==> flow/design.v <==
`timescale 1ns / 1ps
module WcaCicInterp
(
	input wire clock,
	input wire reset,
	input wire enable,
	input wire strobe_cic,
	input wire strobe_if,
	input wire [3:0] log2_rate,
	input  wire [15:0] data_in,
	output wire [15:0] data_out
);
reg [24+15:0] comb1;
reg [24+15:0] comb2;
reg [24+15:0] comb3;
reg [24+15:0] pipe1;
reg [24+15:0] pipe2;
reg [24+15:0] pipe3;
reg [24+15:0] integ1;  
reg [24+15:0] integ2;
reg [24+ 15:0] integ3;
always @(posedge clock)
	if(reset | ~enable)
		begin
			pipe1 <= 0;
			pipe2 <= 0;
			pipe3 <= 0;
			comb1 <= 0;
			comb2 <= 0;
			comb3 <= 0;	
		end
	else if (strobe_cic)
		begin
			comb1 <= data_in;
			pipe1 <= data_in - comb1;
			comb2 <= pipe1;
			pipe2 <= pipe1 - comb2;
			comb3 <= pipe2;
			pipe3 <= pipe2 - comb3;
		end
reg [15:0] data_store;
always @(posedge clock)
	if(reset | ~enable)
		begin
			integ1 <= 0;
			integ2 <= 0;
			integ3 <= 0;
		end
	else if (strobe_if)
		begin
			integ1 <= integ1 + pipe3; 
			integ2 <= integ2 + integ1; 
			integ3 <= integ3 + integ2; 
			case(log2_rate)
				4'h1:  data_store <= integ3[18:3];
				4'h2:  data_store <= integ3[21:6];
				4'h3:  data_store <= integ3[24:9];
				4'h4:  data_store <= integ3[27:12];
				4'h5:  data_store <= integ3[30:15];
				4'h6:  data_store <= integ3[33:18];
				4'h7:  data_store <= integ3[36:21];
				4'h8:  data_store <= integ3[39:24];
				default: data_store <= integ3[15:0];
			endcase
		end
assign data_out = data_store;
endmodule
`timescale 1 ns/100 ps
module WcaCordic12 (reset,ngreset,clock, strobeData, X0, Y0, A0, XN, YN, AN);
  parameter BIT_WIDTH   = 12;
  parameter ITERATIONS  = 12;
  parameter MODE        = 0;  
  input clock, reset, ngreset,strobeData;
  input signed  [BIT_WIDTH-1:0] X0, Y0, A0;
  output signed [BIT_WIDTH-1:0] XN, YN, AN;
  wire signed [BIT_WIDTH-1:0] x_w [ITERATIONS-1:1];
  wire signed [BIT_WIDTH-1:0] y_w [ITERATIONS-1:1];
  wire signed [BIT_WIDTH-1:0] a_w [ITERATIONS-1:1];
    localparam [143:0] arctanLUT = { 12'h0, 12'h1, 12'h1, 12'h3, 12'h5, 12'ha, 12'h14, 12'h29, 12'h51, 12'ha0, 12'h12e,  12'h200  };
    CordicCalc #(0,MODE,BIT_WIDTH) pcc_0(.reset(reset), .ngreset(ngreset), .clock(clock), .strobeData( strobeData),
               .X0(X0), .Y0(Y0), .A0(A0), .aRom(arctanLUT[BIT_WIDTH-1:0]),
               .XN(x_w[1]), .YN(y_w[1]), .AN(a_w[1])  );
    genvar i;
    generate for(i=1; i<ITERATIONS-1; i=i+1) begin: pcc_1
      CordicCalc #(i,MODE,BIT_WIDTH) pcc_1(.reset(reset), .ngreset(ngreset), .clock(clock), .strobeData( strobeData),
               .X0(x_w[i]), .Y0(y_w[i]), .A0(a_w[i]), .aRom(arctanLUT[(i+1)*BIT_WIDTH-1:i*BIT_WIDTH]),
               .XN(x_w[i+1]), .YN(y_w[i+1]), .AN(a_w[i+1])  );
    end
	endgenerate 
    CordicCalc #(ITERATIONS-1,MODE,BIT_WIDTH) pcc_2(.reset(reset),.ngreset(ngreset),.clock(clock), .strobeData( strobeData),
               .X0(x_w[ITERATIONS-1]), .Y0(y_w[ITERATIONS-1]), .A0(a_w[ITERATIONS-1]), 
               .aRom(arctanLUT[ITERATIONS*BIT_WIDTH-1:(ITERATIONS-1)*BIT_WIDTH]),
               .XN(XN), .YN(YN), .AN(AN)  );
endmodule
module CordicCalc(reset,ngreset,clock, strobeData, X0, Y0, A0, XN, YN, AN, aRom);
  parameter RSHIFT = 0;
  parameter MODE = 0;    
  parameter BIT_WIDTH = 12;
  input reset, ngreset, clock, strobeData;
  input  signed [BIT_WIDTH-1:0] X0, Y0, A0;
  input  signed [BIT_WIDTH-1:0] aRom;
  output signed [BIT_WIDTH-1:0] XN, YN, AN;
  wire d;
  reg signed [BIT_WIDTH-1:0] XN, YN, AN;
  assign d = (MODE==0)? A0[BIT_WIDTH-1] : ~Y0[BIT_WIDTH-1];  
  always @ (posedge clock) begin
      if(reset) begin
        AN <=  0;
        XN <=  0;
        YN <=  0;
      end
      else
        if (d & strobeData)    begin 
          AN <=  A0 + aRom; 
          XN <=  X0 + (Y0>>>RSHIFT);
          YN <=  Y0 - (X0>>>RSHIFT);
        end
        else if (strobeData)      begin 
          AN <=  A0 - aRom; 
          XN <=  X0 - (Y0>>>RSHIFT);
          YN <=  Y0 + (X0>>>RSHIFT);
        end       
  end   
endmodule
module WcaUpConverter
(
	input              	clock,
	input              	reset,
	input              	enable,
	input  	wire [7:0]  	cfg,				 
	input  	wire       		strobe_cic,   	 
	input  	wire [31:0] 	phase_cordic, 	 
	input		wire [3:0]  	log2_rate,
	input	  wire			strobe_if,
	input   wire	[31:0] iq_bb_in,
	output  reg		[23:0] iq_if_out
  );
  parameter MODE  =  4'hB; 		 
	wire  aclr = cfg[1];  
	wire [15:0] ihb_in = iq_bb_in[15:0];
	wire [15:0] qhb_in = iq_bb_in[31:16];
	wire [11:0] icor_in;
	wire [11:0] qcor_in;
	wire [23:0] cor_out;
	wire [15:0] icic_in;
	wire [15:0] qcic_in;
	wire hb_strobe_out;
	wire cic_strobe_out;
assign icic_in 		= ihb_in; 
assign qcic_in 		= qhb_in;
generate if( MODE & 3'h2)
  begin
  	wire [15:0] icic_out;
   wire [15:0] qcic_out;
   reg [15:0] icic_latch;
	reg [15:0] qcic_latch;
	WcaCicInterp cic_i (
	 .clock(clock), 
    .reset(reset | aclr), 
    .enable(enable), 
    .strobe_cic(strobe_cic), 
    .strobe_if(strobe_if), 
    .log2_rate(log2_rate), 
    .data_in(icic_in), 
    .data_out(icic_out)
    );
	WcaCicInterp cic_q (
    .clock(clock), 
    .reset(reset | aclr), 
    .enable(enable), 
    .strobe_cic(strobe_cic), 
    .strobe_if(strobe_if), 
    .log2_rate(log2_rate), 
    .data_in(qcic_in), 
    .data_out(qcic_out)
    );
	always @(posedge clock)
	begin
		if( strobe_if)
		 begin
			icic_latch<= icic_out;
			qcic_latch<= qcic_out;
		 end
	end	 
	wire bypassCic    	=  MODE[3] & cfg[3];
   assign icor_in 		= (bypassCic) ? icic_in[15:4] : icic_latch[15:4];
	assign qcor_in 		= (bypassCic) ? qcic_in[15:4] : qcic_latch[15:4] ;
	end
else 
 begin 
    assign icor_in 			= icic_in[15:4] ;
    assign qcor_in 			= qcic_in[15:4] ;
  end   
endgenerate
generate if( MODE & 3'h1)
  begin
  wire [11:0] icordicout_internal;
  wire [11:0] qcordicout_internal;
    reg [11:0] X0;
    reg [11:0] Y0;
    reg [11:0] A0;
    always @(posedge clock) 
     case({strobe_if, phase_cordic[31:30]})
       3'b101 :   
        begin            
            X0 <= -qcor_in;
            Y0 <= icor_in;
            A0 <= phase_cordic[31:20] - 12'h400;                    
        end
       3'b110 :  
        begin
            X0 <= qcor_in;
            Y0 <= -icor_in;
            A0 <= phase_cordic[31:20] + 12'h400;                    
        end
       3'b100:  
			begin
            X0 <= icor_in;
            Y0 <= qcor_in;
            A0 <= phase_cordic [31:20];
        end
       3'b111:  
			begin
            X0 <= icor_in;
            Y0 <= qcor_in;
            A0 <= phase_cordic [31:20];
        end
    endcase
    WcaCordic12  #(12,12,0) cordic
    ( 
       .ngreset(1'b1), .clock(clock),.reset(reset | aclr), .strobeData(strobe_if),
       .X0(X0), .Y0(Y0),.A0(A0),
       .XN(icordicout_internal), .YN(qcordicout_internal), .AN() 
    );	 
	wire bypassCordic    = MODE[3] & cfg[2];
	assign cor_out = (bypassCordic) ? {qcor_in, icor_in} : {qcordicout_internal, icordicout_internal};
  end
else  
  begin
    assign cor_out = {qcor_in, icor_in};
  end
endgenerate 
	always @(posedge clock)
	begin
		if( strobe_if)	iq_if_out <= cor_out;
	end
endmodule  
# Tool chain data of WcaUpConverter
# Tool output for the design above, in the order of the flow.
# Line numbers count from 1 in the design file above.
# Not given: --
# design
top,WcaUpConverter
clock_port,clock
lib,sky130hd
corner,tt_025C_1v80

# Word-level counts
# Yosys after proc, flatten, opt, wreduce and memory -nomap, before mapping. Print and check cells are not counted. Equal cells are merged and count once.
# op_classes
n_addsub,85
eq_ne,12
mux,78
bitwise,16
reduce_logical,15
# ops
cell,n
12-bit two-way mux,72
16-bit case mux with 8-bit select,2
40-bit adder,6
40-bit subtractor,4
12-bit case mux with 3-bit select,3
16-bit by 16-bit subtractor with 17-bit output,2
12-bit by 1-bit adder with 12-bit output,2
12-bit by 1-bit subtractor with 12-bit output,2
12-bit by 10-bit adder with 12-bit output,2
12-bit by 10-bit subtractor with 12-bit output,2
12-bit by 11-bit adder with 12-bit output,2
12-bit by 11-bit subtractor with 12-bit output,2
12-bit by 11-bit adder with 12-bit output with constant B,2
12-bit by 11-bit subtractor with 12-bit output with constant B,2
12-bit subtractor,2
12-bit by 2-bit adder with 12-bit output,2
12-bit by 2-bit subtractor with 12-bit output,2
12-bit by 2-bit adder with 12-bit output with constant B,2
12-bit by 2-bit subtractor with 12-bit output with constant B,2
12-bit by 3-bit adder with 12-bit output,2
12-bit by 3-bit subtractor with 12-bit output,2
12-bit by 4-bit adder with 12-bit output,2
12-bit by 4-bit subtractor with 12-bit output,2
12-bit by 5-bit adder with 12-bit output,2
12-bit by 5-bit subtractor with 12-bit output,2
12-bit by 6-bit adder with 12-bit output,2
12-bit by 6-bit subtractor with 12-bit output,2
12-bit by 7-bit adder with 12-bit output,2
# Other operator kinds: 36; their cells: 73.
# bits
ff_bits,1216
input_bits,81
output_inout_bits,24

# Logic depth
# Yosys ltp: most cells in a row. Word level: on the elaborated netlist, between registers, memories and ports. Mapped: between sequential cells and ports; inverters and the memories' decode and read muxes count.
# depth
word_depth,4
abc_area,0
depth_mapped,19

# Synthesis result
# Source: synth_stat.txt of the flow (Yosys; design flattened, memories mapped). It holds for the ABC_AREA given above (unset counts as 0); a run with the other value may have another netlist.
# The area totals of this step are shown rounded.
# mapped
stdcells,9061
mapped_area_um2,75100
sequential_area_um2,23000
ff_cells,1096
buf_cells,390
# types
cell,n,type_area_um2
sky130_fd_sc_hd__dfxtp_1,988,1.98E+04
sky130_fd_sc_hd__ha_1,793,9.92E+03
sky130_fd_sc_hd__mux2i_1,527,5.28E+03
sky130_fd_sc_hd__nor2_1,1240,4.65E+03
sky130_fd_sc_hd__xnor2_1,454,3.98E+03
sky130_fd_sc_hd__a21oi_1,790,3.95E+03
sky130_fd_sc_hd__edfxtp_1,108,3243.11
sky130_fd_sc_hd__o21ai_0,555,2.78E+03
sky130_fd_sc_hd__a21o_1,297,2.23E+03
sky130_fd_sc_hd__nand2_1,595,2.23E+03
sky130_fd_sc_hd__inv_1,534,2E+03
sky130_fd_sc_hd__xor2_1,217,1.9E+03
sky130_fd_sc_hd__clkbuf_1,338,1.27E+03
sky130_fd_sc_hd__o21bai_1,137,1.03E+03
sky130_fd_sc_hd__fa_1,51,1.02E+03
sky130_fd_sc_hd__a211oi_1,126,945.907
sky130_fd_sc_hd__nand3_1,134,670.643
sky130_fd_sc_hd__nor3_1,131,655.629
# Other cell types: 74; their cells: 1046.
# By module: a second synthesis without flattening, with its own total; a netlist apart from the flattened one above.
# hier_totals
cells_unflattened,10017
area_unflattened_um2,84400
# Rows give one instance, submodules left out.
# modules
module,n_inst,cells,area_um2
WcaCicInterp,2,2422,20400
WcaUpConverter,1,342,4290
CordicCalc,1,461,3680
CordicCalc,1,458,3670
CordicCalc,1,418,3430
CordicCalc,1,410,3360
CordicCalc,1,413,3340
CordicCalc,1,406,3250
CordicCalc,1,402,3240
CordicCalc,1,387,3240
CordicCalc,1,389,3130
CordicCalc,1,381,3120
CordicCalc,1,367,3070
CordicCalc,1,337,2800
WcaCordic12,1,2,7.5

# Timing after synthesis
# OpenSTA on the mapped netlist: ideal clock, no wires. The path of least setup slack (recovery checks aside). Input and output delay are each 20% of the period. Register names are those of the netlist, which keeps one name where synthesis merged equal registers.
# synth_path
path_type,in2reg
from,input strobe_if
to,register genblk2.cordic.pcc_1[10].pcc_1.XN[11]
period_ns,8.0
in_delay_ns,1.600
setup_time_ns,0.128
arrival_time_ns,5.154
setup_slack_ns,2.719
delay_ns,3.682
path_stages,15
path_buffers,2
period_less_setup_slack_ns,5.281
# "delay_ns" is the arrival time less input delay plus setup time.
# "path_stages" counts driving pins, that of a launching flip-flop among them; a cell with two outputs on the path counts twice.
# "period_less_setup_slack_ns" = period - worst setup slack (recovery checks aside). The figure is calculated, with input and output delays left at 20% of the set period.
# Between the ends stands the longest chain of elaborated cells between them, by number of cells; it is not shown to be the way that was timed. Of several equally long chains one is given.
# A line is the first line of the expression or statement that the cell stems from. Yosys adds cells for indexed reads and writes and turns some case tables into memories.
# At most two assigning lines are given for a register; there are more.
# synth_via
path_cell_list,sky130_fd_sc_hd__clkbuf_1 sky130_fd_sc_hd__clkbuf_1 sky130_fd_sc_hd__nand2_1 sky130_fd_sc_hd__o21ai_0 sky130_fd_sc_hd__ha_1 sky130_fd_sc_hd__a21oi_1 sky130_fd_sc_hd__o21bai_1 sky130_fd_sc_hd__a21oi_1 sky130_fd_sc_hd__o21bai_1 sky130_fd_sc_hd__a21oi_1 sky130_fd_sc_hd__o21ai_0 sky130_fd_sc_hd__o41ai_1 sky130_fd_sc_hd__xnor3_1 sky130_fd_sc_hd__mux2i_1 sky130_fd_sc_hd__nor2_1
elab_chain_cells,2
cells_between,4
lines_between,2
cone_classes,mux: 2; logic: 1; reduce/logical: 1
# synth_rtl
item,line_no,text
"start, declared",134,"input wire strobe_if,"
12-bit two-way mux,118,else if (strobeData)      begin
12-bit two-way mux,113,if (d & strobeData)    begin
"end, assigned",115,XN <=  X0 + (Y0>>>RSHIFT);
"end, assigned",120,XN <=  X0 - (Y0>>>RSHIFT);
"end, declared",102,"output signed [BIT_WIDTH-1:0] XN, YN, AN;"

# Timing after layout
# From the final timing report of run 3: the path of least setup slack in the routed layout; clock arrival at registers is part of the times.
# layout_path
path_type,in2reg
from,input strobe_if
to,register genblk2.cordic.pcc_1[4].pcc_1.YN[11]
period_ns,8.0
in_delay_ns,1.60
setup_time_ns,0.13
arrival_time_ns,6.24
setup_slack_ns,2.43
path_stages,16
path_buffers,1
# Between the ends stands the longest chain of elaborated cells between them, by number of cells; it is not shown to be the way that was timed. Of several equally long chains one is given.
# At most two assigning lines are given for a register; there are more.
# layout_via
path_cell_list,sky130_fd_sc_hd__buf_8 sky130_fd_sc_hd__nand2_1 sky130_fd_sc_hd__inv_1 sky130_fd_sc_hd__nor2_1 sky130_fd_sc_hd__xnor2_1 sky130_fd_sc_hd__ha_1 sky130_fd_sc_hd__o21ai_0 sky130_fd_sc_hd__a21boi_0 sky130_fd_sc_hd__o21ai_0 sky130_fd_sc_hd__a21boi_0 sky130_fd_sc_hd__o21ai_0 sky130_fd_sc_hd__a21boi_0 sky130_fd_sc_hd__o21ai_0 sky130_fd_sc_hd__a21oi_1 sky130_fd_sc_hd__xnor2_1 sky130_fd_sc_hd__a21oi_1
elab_chain_cells,2
cells_between,4
lines_between,2
cone_classes,mux: 2; logic: 1; reduce/logical: 1
# layout_rtl
item,line_no,text
"start, declared",134,"input wire strobe_if,"
12-bit two-way mux,118,else if (strobeData)      begin
12-bit two-way mux,113,if (d & strobeData)    begin
"end, assigned",116,YN <=  Y0 - (X0>>>RSHIFT);
"end, assigned",121,YN <=  Y0 + (X0>>>RSHIFT);
"end, declared",102,"output signed [BIT_WIDTH-1:0] XN, YN, AN;"

# Design WcaUpConverter on sky130hd. What follows are 3 stored runs of the flow, each under its own settings; their order means nothing. The constraints put input and output delay at 20% of the set period each and load the outputs with 0.01 pF.
# By "design_power_uw" is meant OpenSTA's value without simulated activity: inputs other than the clock are taken to toggle once in ten clock periods, and the tool carries that through the logic.
# The measured numbers are rounded.
# Settings: -- = not set for that run.
# Results: -- = not shown.
stored run,CAP_MARGIN,CELL_PAD_IN_SITES_DETAIL_PLACEMENT,CELL_PAD_IN_SITES_GLOBAL_PLACEMENT,CORE_ASPECT_RATIO,CORE_MARGIN,CORE_UTILIZATION,CTS_CLUSTER_DIAMETER,CTS_CLUSTER_SIZE,GPL_ROUTABILITY_DRIVEN,MIN_ROUTING_LAYER,period_ns,SLEW_MARGIN,ABC_AREA,GPL_TIMING_DRIVEN,HOLD_SLACK_MARGIN,MAX_ROUTING_LAYER,PLACE_DENSITY_LB_ADDON,SETUP_SLACK_MARGIN,TNS_END_PERCENT,final_setup_ws_ns,post_synth_area_um2,worst_hold_slack_ns,design_die_area_um2,finalUtil_pct,final_cell_area_um2,design_power_uw
run 1,10,2,1,0.64,5,64,240,35,0,met2,8.0,20,--,--,--,--,--,--,--,--,--,--,--,--,--,--
run 2,5,1,1,--,4,69,373,--,0,met1,3.0,10,1,0,0.11,met4,0.05,0.3,90,--,--,--,--,--,--,--
run 3,20,1,--,--,6,33,79,--,--,met2,8.0,20,--,--,--,--,--,--,--,2.43,75100,0.418,239000,36.9,83300,21200
# Run 1: incomplete, placement halted on DPL-0033
# Run 2: incomplete, placement halted on FLW-0024
